==> flow/design.v <==
module sw(i0, i1, i2, i3, o0, o1, o2, o3, clk, rst);
  input clk, rst;
  input [9:0] i0, i1, i2, i3;
  output [9:0] o0, o1, o2, o3;
	wire [9:0] co0, co1, co2, co3;  
	wire [3:0] req0, req1, req2, req3;  
	ib ib0(i0, co0, req0, ack0, full0, clk, rst);
	ib ib1(i1, co1, req1, ack1, full1, clk, rst);
	ib ib2(i2, co2, req2, ack2, full2, clk, rst);
	ib ib3(i3, co3, req3, ack3, full3, clk, rst);
	ackor ackor0(ack00, ack10, ack20, ack30, ack0);
	ackor ackor1(ack01, ack11, ack21, ack31, ack1);
	ackor ackor2(ack02, ack12, ack22, ack32, ack2);
	ackor ackor3(ack03, ack13, ack23, ack33, ack3);
	arb arb0(req0[0], req1[0], req2[0], req3[0], ack00, ack01, ack02, ack03, clk, rst);
	arb arb1(req0[1], req1[1], req2[1], req3[1], ack10, ack11, ack12, ack13, clk, rst);
	arb arb2(req0[2], req1[2], req2[2], req3[2], ack20, ack21, ack22, ack23, clk, rst);
	arb arb3(req0[3], req1[3], req2[3], req3[3], ack30, ack31, ack32, ack33, clk, rst);
	cb cb(co0, co1, co2, co3, o0, o1, o2, o3,
		{ack03, ack02, ack01, ack00}, {ack13, ack12, ack11, ack10},
		{ack23, ack22, ack21, ack20}, {ack33, ack32, ack31, ack30});
endmodule
module ib(pkti, pkto, req, ack, full, clk, rst);
  input ack, clk, rst;
  input [9:0] pkti;
  output full;
  output [9:0] pkto;
  output [3:0] req;
	wire [3:0] reqi;
	mkwe mkwe(pkti, we);  
	fifo fifo(pkti, we, full, pkto, re, empty, clk, rst);
	isbm isbm(pkto[9:8], re, empty, reqi, req, ack, clk, rst);
	mkreq mkreq(pkto, reqi, clk, rst);
endmodule
module isbm(cmd, re, empty, reqi, req_out, ack, clk, rst);
  input clk, rst, empty, ack;
  input [1:0] cmd;
  input [3:0] reqi;
  output re;
  reg [3:0] req;
  reg [1:0] mode;
  localparam MODE_WAIT_HEAD = 2'b00;
  localparam MODE_WAIT_ACK = 2'b01;
  localparam MODE_WAIT_TAIL = 2'b10;
  localparam CMD_HEAD = 2'b10;
  localparam CMD_TAIL = 2'b11;
  output [3:0] req_out;
  assign req_out = req;
  assign re = ack;
  always @(posedge clk) begin
    if (rst) begin
      mode <= MODE_WAIT_HEAD;
      req <= 0;
    end else begin
      if (mode == MODE_WAIT_HEAD && !empty && cmd == CMD_HEAD) begin
        mode <= MODE_WAIT_ACK;
        req <= reqi;
      end else if (mode == MODE_WAIT_ACK && ack) begin
        mode <= MODE_WAIT_TAIL;
      end else if (mode == MODE_WAIT_TAIL && !empty && cmd == CMD_TAIL) begin
        mode <= MODE_WAIT_HEAD;
        req <= 0;
      end else begin
      end
    end
  end
endmodule
module fifo(in, we, full, out, re, empty, clk, rst);
  input clk, rst, we, re;
  input [9:0] in;
  output [9:0] out;
  output empty, full;
  reg [4:0] head, tail;
  reg [9:0] buffer [0:16];  
  wire [4:0] next_head;
  wire [4:0] next_tail;
  assign out = empty ? {(9+1){1'b0}} : buffer[head];
  assign next_head = (head + 1) % 17;
  assign next_tail = (tail + 1) % 17;
  assign empty = (head == tail);
  assign full = (next_tail == head);
  integer i;
  always @(posedge clk) begin
    if (rst) begin
      head <= 0;
      tail <= 0;
      for (i = 0; i <= 16; i++) begin
        buffer[i] = 0;
      end
    end else begin
      if (we & !full) begin
        buffer[tail] <= in;
        tail <= next_tail;
      end
      if (re & !empty) begin
        head <= next_head;
      end
    end
  end
endmodule
module mkreq(pkt, req, clk, rst);
  input clk, rst;
  input [9:0] pkt;
  output [3:0] req;
  assign req = pkt[9:8] == 2'b10 ? (1 << pkt[1:0]) : 0;
endmodule
module mkwe (pkt, we);
  input [9:0] pkt;
  output we;
  assign we = pkt[9:8] != 0;
endmodule
module arb (req0, req1, req2, req3, ack0, ack1, ack2, ack3, clk, rst);
  input clk, rst;
  input req0, req1, req2, req3;  
  output ack0, ack1, ack2, ack3;  
  reg [3:0] lead;  
  reg [2:0] ack;  
  wire [3:0] first, second, third, forth;
  wire [3:0] reqs;
  assign first = lead;
  assign second = (lead + 1) % 4;
  assign third = (lead + 2) % 4;
  assign forth = (lead + 3) % 4;
  assign reqs = {req3, req2, req1, req0};
  assign ack0 = (req0 && ack == 1);
  assign ack1 = (req1 && ack == 2);
  assign ack2 = (req2 && ack == 3);
  assign ack3 = (req3 && ack == 4);
  always @(posedge clk) begin
    if (rst) begin
      lead <= 0;
      ack <= 0;
    end else begin
      if (ack != 0) begin
        if ((ack == 1 && !req0) || (ack == 2 && !req1) || (ack == 3 && !req2) || (ack == 4 && !req3)) begin
          ack <= 0;
        end
      end else begin
        if (reqs[first]) begin
          ack <= first + 1;
          lead <= (lead + 1) % 4;
        end else if (reqs[second]) begin
          ack <= second + 1;
          lead <= (lead + 1) % 4;
        end else if (reqs[third]) begin
          ack <= third + 1;
          lead <= (lead + 1) % 4;
        end else if (reqs[forth]) begin
          ack <= forth + 1;
          lead <= (lead + 1) % 4;
        end else begin
        end
      end
    end
  end
endmodule
module cb(i0, i1, i2, i3, o0, o1, o2, o3, d0, d1, d2, d3);
  input [9:0] i0, i1, i2, i3;
  input [3:0] d0, d1, d2, d3;
  output [9:0] o0, o1, o2, o3;
  cbsel cbsel0(i0, i1, i2, i3, o0, d0);
  cbsel cbsel1(i0, i1, i2, i3, o1, d1);
  cbsel cbsel2(i0, i1, i2, i3, o2, d2);
  cbsel cbsel3(i0, i1, i2, i3, o3, d3);
endmodule
module cbsel (in0, in1, in2, in3, out, port);
  input [9:0] in0, in1, in2, in3;
  input [3:0] port;
  output[9:0] out;
  assign out = (port == 4'b0000) ? 0 :
               (port == 4'b0001) ? in0 :
               (port == 4'b0010) ? in1 :
               (port == 4'b0100) ? in2 :
               (port == 4'b1000) ? in3 :
               9'bx;
endmodule
module ackor (ack0, ack1, ack2, ack3, ack);
  input ack0, ack1, ack2, ack3;
  output ack;
  assign ack = ack0 || ack1 || ack2 || ack3;
endmodule
# Reports on sw
# Tool output for the design above before and after an edit, in the order of the flow.
# "orig" refers to lines of the RTL above, "edited" to lines of the edited file.
# "diff" is "edited" less "orig", of the values as shown; "rel_change_pct" is that difference over "orig", in percent.
# Cell names lack the library's common part.
# A cell with - has no value.
[setup]
top_module = "sw"
clock_port = "clk"
lib = "sky130hd"
pvt_corner = "tt_025C_1v80"

# Diff
# Unified diff, file above to edited file.
# A script made this edit; it was not meant as an optimisation.
# begin of diff
@@ -72,5 +72,5 @@
   output empty, full;
   reg [4:0] head, tail;
-  reg [9:0] buffer [0:16];  
+  reg [11:0] buffer [0:16];  
   wire [4:0] next_head;
   wire [4:0] next_tail;
# end of diff

# Elaborated design
# Counts by Yosys on the flattened word-level netlist (proc, flatten, opt, wreduce; memories kept). Print and check cells are left out. Cells with the same type and inputs are merged into one.
# Yosys's memory passes give these memory sizes; they may raise the number of words (mostly to a power of two), join words into wider ones and drop unused or constant bits.
[bits]
columns = ["element", "orig", "edited", "diff", "rel_change_pct"]
rows = [
  ["reg_bits", 92, 92, 0, 0.00],
  ["ramBits", 1280, 1536, 256, 20.00],
  ["mem_count", 4, 4, 0, 0.00],
  ["input_bits", 42, 42, 0, 0.00],
  ["wordCells", 445, 445, 0, 0.00],
]
[op_classes]
columns = ["element", "orig", "edited", "diff", "rel_change_pct"]
rows = [
  ["n_addsub", 32, 32, 0, 0.00],
  ["n_div", 8, 8, 0, 0.00],
  ["eq_ne", 64, 64, 0, 0.00],
  ["shift", 20, 20, 0, 0.00],
  ["mux", 125, 125, 0, 0.00],
  ["bitwise", 12, 12, 0, 0.00],
  ["reduce_logical", 152, 152, 0, 0.00],
]
[op_table]
columns = ["operator", "orig", "edited", "diff", "rel_change_pct"]
rows = [
  ["two-way mux 10 bit", 32, 24, -8, -25.00],
  ["two-way mux 12 bit", 0, 8, 8, "-"],
]
# Operator kinds equal on both sides are left out: 37.

# Depth
# Depth = most cells in a row (Yosys ltp): at word level without a register or memory, in the mapped netlist without a sequential cell, where the memories' decode and read muxes count.
[logic_depth]
columns = ["element", "orig", "edited", "diff", "rel_change_pct"]
rows = [
  ["ltp_word", 8, 8, 0, 0.00],
  ["abc_area", "0", "0", "-", "-"],
  ["mapped_depth", 20, 18, -2, -10.00],
  ["mapped_depth_nobuf", 17, 15, -2, -11.76],
]

# Mapped cells and area
# Yosys stat after the flow's synthesis: flattened, memories mapped to cells. It holds for the ABC_AREA given above (unset counts as 0); a run with the other value may have another netlist.
[mapped]
columns = ["element", "orig", "edited", "diff", "rel_change_pct"]
rows = [
  ["cells", 4354, 4486, 132, 3.03],
  ["yosys_area_um2", 63761.2, 64693.3, 932.1, 1.46],
  ["sequential_area_um2", 40598.9, 40598.9, 0.0, 0.00],
  ["ff_cells", 1388, 1388, 0, 0.00],
]
[types]
columns = ["cell_type", "orig", "edited", "diff", "rel_change_pct"]
rows = [
  ["nor3_1", 45, 428, 383, 851.11],
  ["nor2_1", 792, 503, -289, -36.49],
  ["nand2_1", 316, 371, 55, 17.41],
  ["nor4_1", 58, 18, -40, -68.97],
  ["clkbuf_1", 152, 188, 36, 23.68],
  ["a21o_1", 37, 10, -27, -72.97],
  ["and3_1", 56, 32, -24, -42.86],
  ["buf_1", 22, 40, 18, 81.82],
  ["buf_2", 104, 88, -16, -15.38],
  ["a21oi_1", 56, 72, 16, 28.57],
  ["and2_1", 34, 19, -15, -44.12],
  ["inv_1", 69, 56, -13, -18.84],
  ["nand3_1", 51, 64, 13, 25.49],
  ["o21ai_0", 88, 100, 12, 13.64],
  ["a22o_1", 13, 1, -12, -92.31],
  ["a21boi_0", 4, 13, 9, 225.00],
  ["buf_6", 2, 10, 8, 400.00],
  ["a22oi_1", 22, 29, 7, 31.82],
]
# Cell types equal on both sides are left out: 16.
# The list need not be complete.
# By module: a second synthesis without flattening, with its own total; a netlist apart from the flattened one above.
[hier_totals]
columns = ["element", "orig", "edited", "diff", "rel_change_pct"]
rows = [
  ["hier_cells", 4504, 4504, 0, 0.00],
  ["hier_area_um2", 65743.1, 65853.2, 110.1, 0.17],
]
# Each row is one instance without its submodules.
[modules_orig]
columns = ["mod", "n_inst", "cells", "area_um2"]
rows = [
  ["fifo", 4, 971, 15050.7],
  ["arb", 4, 70, 644.4],
  ["cbsel", 4, 46, 361.6],
  ["isbm", 4, 33, 315.3],
  ["mkreq", 4, 4, 50.0],
  ["ackor", 4, 1, 7.5],
  ["mkwe", 4, 1, 6.3],
  ["cb", 1, 0, 0.0],
  ["ib", 4, 0, 0.0],
  ["sw", 1, 0, 0.0],
]
[modules_edited]
columns = ["mod", "n_inst", "cells", "area_um2"]
rows = [
  ["fifo", 4, 971, 15078.2],
  ["arb", 4, 70, 644.4],
  ["cbsel", 4, 46, 361.6],
  ["isbm", 4, 33, 315.3],
  ["mkreq", 4, 4, 50.0],
  ["ackor", 4, 1, 7.5],
  ["mkwe", 4, 1, 6.3],
  ["cb", 1, 0, 0.0],
  ["ib", 4, 0, 0.0],
  ["sw", 1, 0, 0.0],
]

# Timing after synthesis
# Source: OpenSTA report_checks on the synthesized netlist (no wires, ideal clock, input and output delay 20% of the period each), path of least setup slack; recovery checks are left aside. Register names are those of the netlist, which keeps one name where synthesis merged equal registers.
[synth_timing]
columns = ["element", "orig", "edited", "diff", "rel_change_pct"]
rows = [
  ["path_type", "reg2reg", "reg2reg", "-", "-"],
  ["from", "register ib3.fifo.tail[1]", "register ib2.fifo.tail[1]", "-", "-"],
  ["to", "memory ib3.fifo.buffer[16][0]", "memory (no name shown)", "-", "-"],
  ["period_ps", 6000, 6000, 0, 0.00],
  ["launch_ps", 0, 0, 0, "-"],
  ["t_arrival_ps", 4528, 4752, 224, 4.95],
  ["required_time_ps", 5609, 5610, 1, 0.02],
  ["slack_ps", 1081, 858, -223, "-"],
  ["delay_ps", 4919, 5142, 223, 4.53],
  ["stages", 18, 18, 0, 0.00],
  ["n_path_buf", 3, 3, 0, 0.00],
  ["period_less_setup_slack_ps", 4919, 5142, 223, 4.53],
]
# "delay_ps" is the arrival time less input delay plus setup time.
# "stages" counts driving pins, that of a launching flip-flop among them; a cell with two outputs on the path counts twice.
# "period_less_setup_slack_ps" = period - worst setup slack (recovery checks aside). The figure is calculated, with input and output delays left at 20% of the set period.
# The rows between start and end are the longest chain of elaborated cells between them; the timing report does not say that the signal goes this way. Where chains are equally long, one stands for them.
# Each line given opens the expression or statement behind the cell; cells for indexed reads and writes are added by Yosys, which also makes memories of some case tables.
# orig: Only ways into the end's enable, where the timed path ends, are counted here.
[synth_between_orig]
path_cell_list = "dfxtp_1 > ha_1 > buf_2 > xnor2_1 > ha_1 > nor3b_1 > or3_1 > buf_2 > xnor2_1 > ha_1 > nand4b_1 > a31oi_2 > mux2_2 > xnor2_1 > a41oi_2 > buf_2 > nand2_1 > o21ai_0"
elab_chain_cells = 7
[synth_lines_orig]
columns = ["element", "line", "text"]
rows = [
  ["from (decl)", 73, "reg [4:0] head, tail;"],
  ["from (assign)", 86, "tail <= 0;"],
  ["from (assign)", 93, "tail <= next_tail;"],
  ["adder 5 x 1 -> 6 bit", 79, "assign next_tail = (tail + 1) % 17;"],
  ["modulo 32 x 5 -> 32 bit", 79, ""],
  ["== test 5 bit", 81, "assign full = (next_tail == head);"],
  ["zero test 1 bit", 91, "if (we & !full) begin"],
  ["AND 1 bit", 91, ""],
  ["two-way mux 5 bit", 91, ""],
  ["two-way mux 5 bit", 84, "if (rst) begin"],
  ["to (decl)", 74, "reg [9:0] buffer [0:16];"],
]
# edited: Only ways into the end's enable, where the timed path ends, are counted here.
[synth_between_edited]
path_cell_list = "dfxtp_1 > ha_1 > clkbuf_1 > xnor2_1 > ha_1 > or3b_2 > ha_1 > nor4bb_1 > o41ai_1 > o211ai_1 > nor4b_2 > a21oi_1 > a21boi_0 > o22ai_1 > nor3_4 > buf_2 > buf_2 > nor3_1"
elab_chain_cells = 7
[synth_lines_edited]
columns = ["element", "line", "text"]
rows = [
  ["from (decl)", 73, "reg [4:0] head, tail;"],
  ["from (assign)", 86, "tail <= 0;"],
  ["from (assign)", 93, "tail <= next_tail;"],
  ["adder 5 x 1 -> 6 bit", 79, "assign next_tail = (tail + 1) % 17;"],
  ["modulo 32 x 5 -> 32 bit", 79, ""],
  ["== test 5 bit", 81, "assign full = (next_tail == head);"],
  ["zero test 1 bit", 91, "if (we & !full) begin"],
  ["AND 1 bit", 91, ""],
  ["two-way mux 5 bit", 91, ""],
  ["two-way mux 5 bit", 84, "if (rst) begin"],
]

# Worst path after layout
# From the final timing report of each run of pair A: the path of least setup slack in the routed layout; clock arrival at registers is part of the times.
# The report prints the path's times to 10 ps; the period is as set.
[layout_timing]
columns = ["element", "orig", "edited", "diff", "rel_change_pct"]
rows = [
  ["path_type", "reg2out", "reg2out", "-", "-"],
  ["from", "register (no name shown)", "register (no name shown)", "-", "-"],
  ["to", "output port o2[7]", "output port o0[6]", "-", "-"],
  ["period_ps", 5920, 5920, 0, 0.00],
  ["out_delay_ps", 1180, 1180, 0, 0.00],
  ["launch_ps", 780, 780, 0, 0.00],
  ["t_arrival_ps", 4620, 4570, -50, -1.08],
  ["required_time_ps", 4740, 4740, 0, 0.00],
  ["slack_ps", 120, 160, 40, "-"],
  ["stages", 9, 9, 0, 0.00],
  ["n_path_buf", 2, 3, 1, 50.00],
]
[layout_between_orig]
path_cell_list = "dfxtp_4 > buf_12 > mux4_2 > mux4_2 > mux2i_1 > or2_2 > o22ai_1 > a221o_1 > clkdlybuf4s50_1"
[layout_lines_orig]
columns = ["element", "line", "text"]
rows = [
  ["to (decl)", 4, "output [9:0] o0, o1, o2, o3;"],
]
# orig: Chain of elaborated cells between the ends: none given.
[layout_between_edited]
path_cell_list = "dfxtp_4 > buf_16 > buf_4 > mux4_2 > mux4_2 > mux2i_1 > nor2_1 > a221o_1 > clkdlybuf4s50_1"
[layout_lines_edited]
columns = ["element", "line", "text"]
rows = [
  ["to (decl)", 4, "output [9:0] o0, o1, o2, o3;"],
]
# edited: Chain of elaborated cells between the ends: none given.

# Measured runs
# Both versions went through the flow (Yosys, OpenROAD) with the same settings in each pair. Constraints: input delay and output delay 20% of the set period each, output load 0.01 pF.
[flow_settings_pair_A]
CORE_UTILIZATION = 40
PLACE_DENSITY = 0.6
period_ns = 5.92
CAP_MARGIN = 20
CORE_MARGIN = 2
SLEW_MARGIN = 20
[measured_pair_A]
columns = ["element", "orig", "edited", "diff", "rel_change_pct"]
rows = [
  ["yosys_chip_area_um2", 63761.2, 64693.3, 932.1, 1.46],
  ["dieArea_um2", 162611.0, 164966.0, 2355.0, 1.45],
  ["final_cell_area_um2", 72637.2, 73713.2, 1076.0, 1.48],
  ["setup_worst_slack_ps", 117, 161, 44, "-"],
  ["final_setup_tns_ps", 0, 0, 0, "-"],
  ["final_power_mw", 26.519, 26.409, -0.110, -0.41],
  ["period_reached_ps", 5803, 5759, -44, -0.76],
]
[flow_settings_pair_B]
ABC_AREA = 1
CAP_MARGIN = 30
CELL_PAD_IN_SITES_DETAIL_PLACEMENT = 0
CORE_UTILIZATION = 49
CTS_CLUSTER_SIZE = 74
PLACE_DENSITY_LB_ADDON = 0.19
SETUP_SLACK_MARGIN = -0.06
SLEW_MARGIN = 10
TNS_END_PERCENT = 25
period_ns = 3.71
CORE_MARGIN = 2
[measured_pair_B]
columns = ["element", "orig", "edited", "diff", "rel_change_pct"]
rows = [
  ["yosys_chip_area_um2", 65004.8, 65232.6, 227.8, 0.35],
  ["dieArea_um2", 135593.0, 136061.0, 468.0, 0.35],
  ["final_cell_area_um2", 79909.1, 79911.6, 2.5, 0.00],
  ["setup_worst_slack_ps", -346, -308, 38, "-"],
  ["final_setup_tns_ps", -10428, -9035, 1393, "-"],
  ["final_power_mw", 46.280, 45.346, -0.934, -2.02],
  ["period_reached_ps", 4056, 4018, -38, -0.94],
]
# By "period_reached_ps" is meant the clock period of the run minus its worst setup slack. This is arithmetic on one report: input and output delays are still those of the set period (20% each).
# "final_power_mw": no workload was simulated; the value follows from the tool's default switching activity.
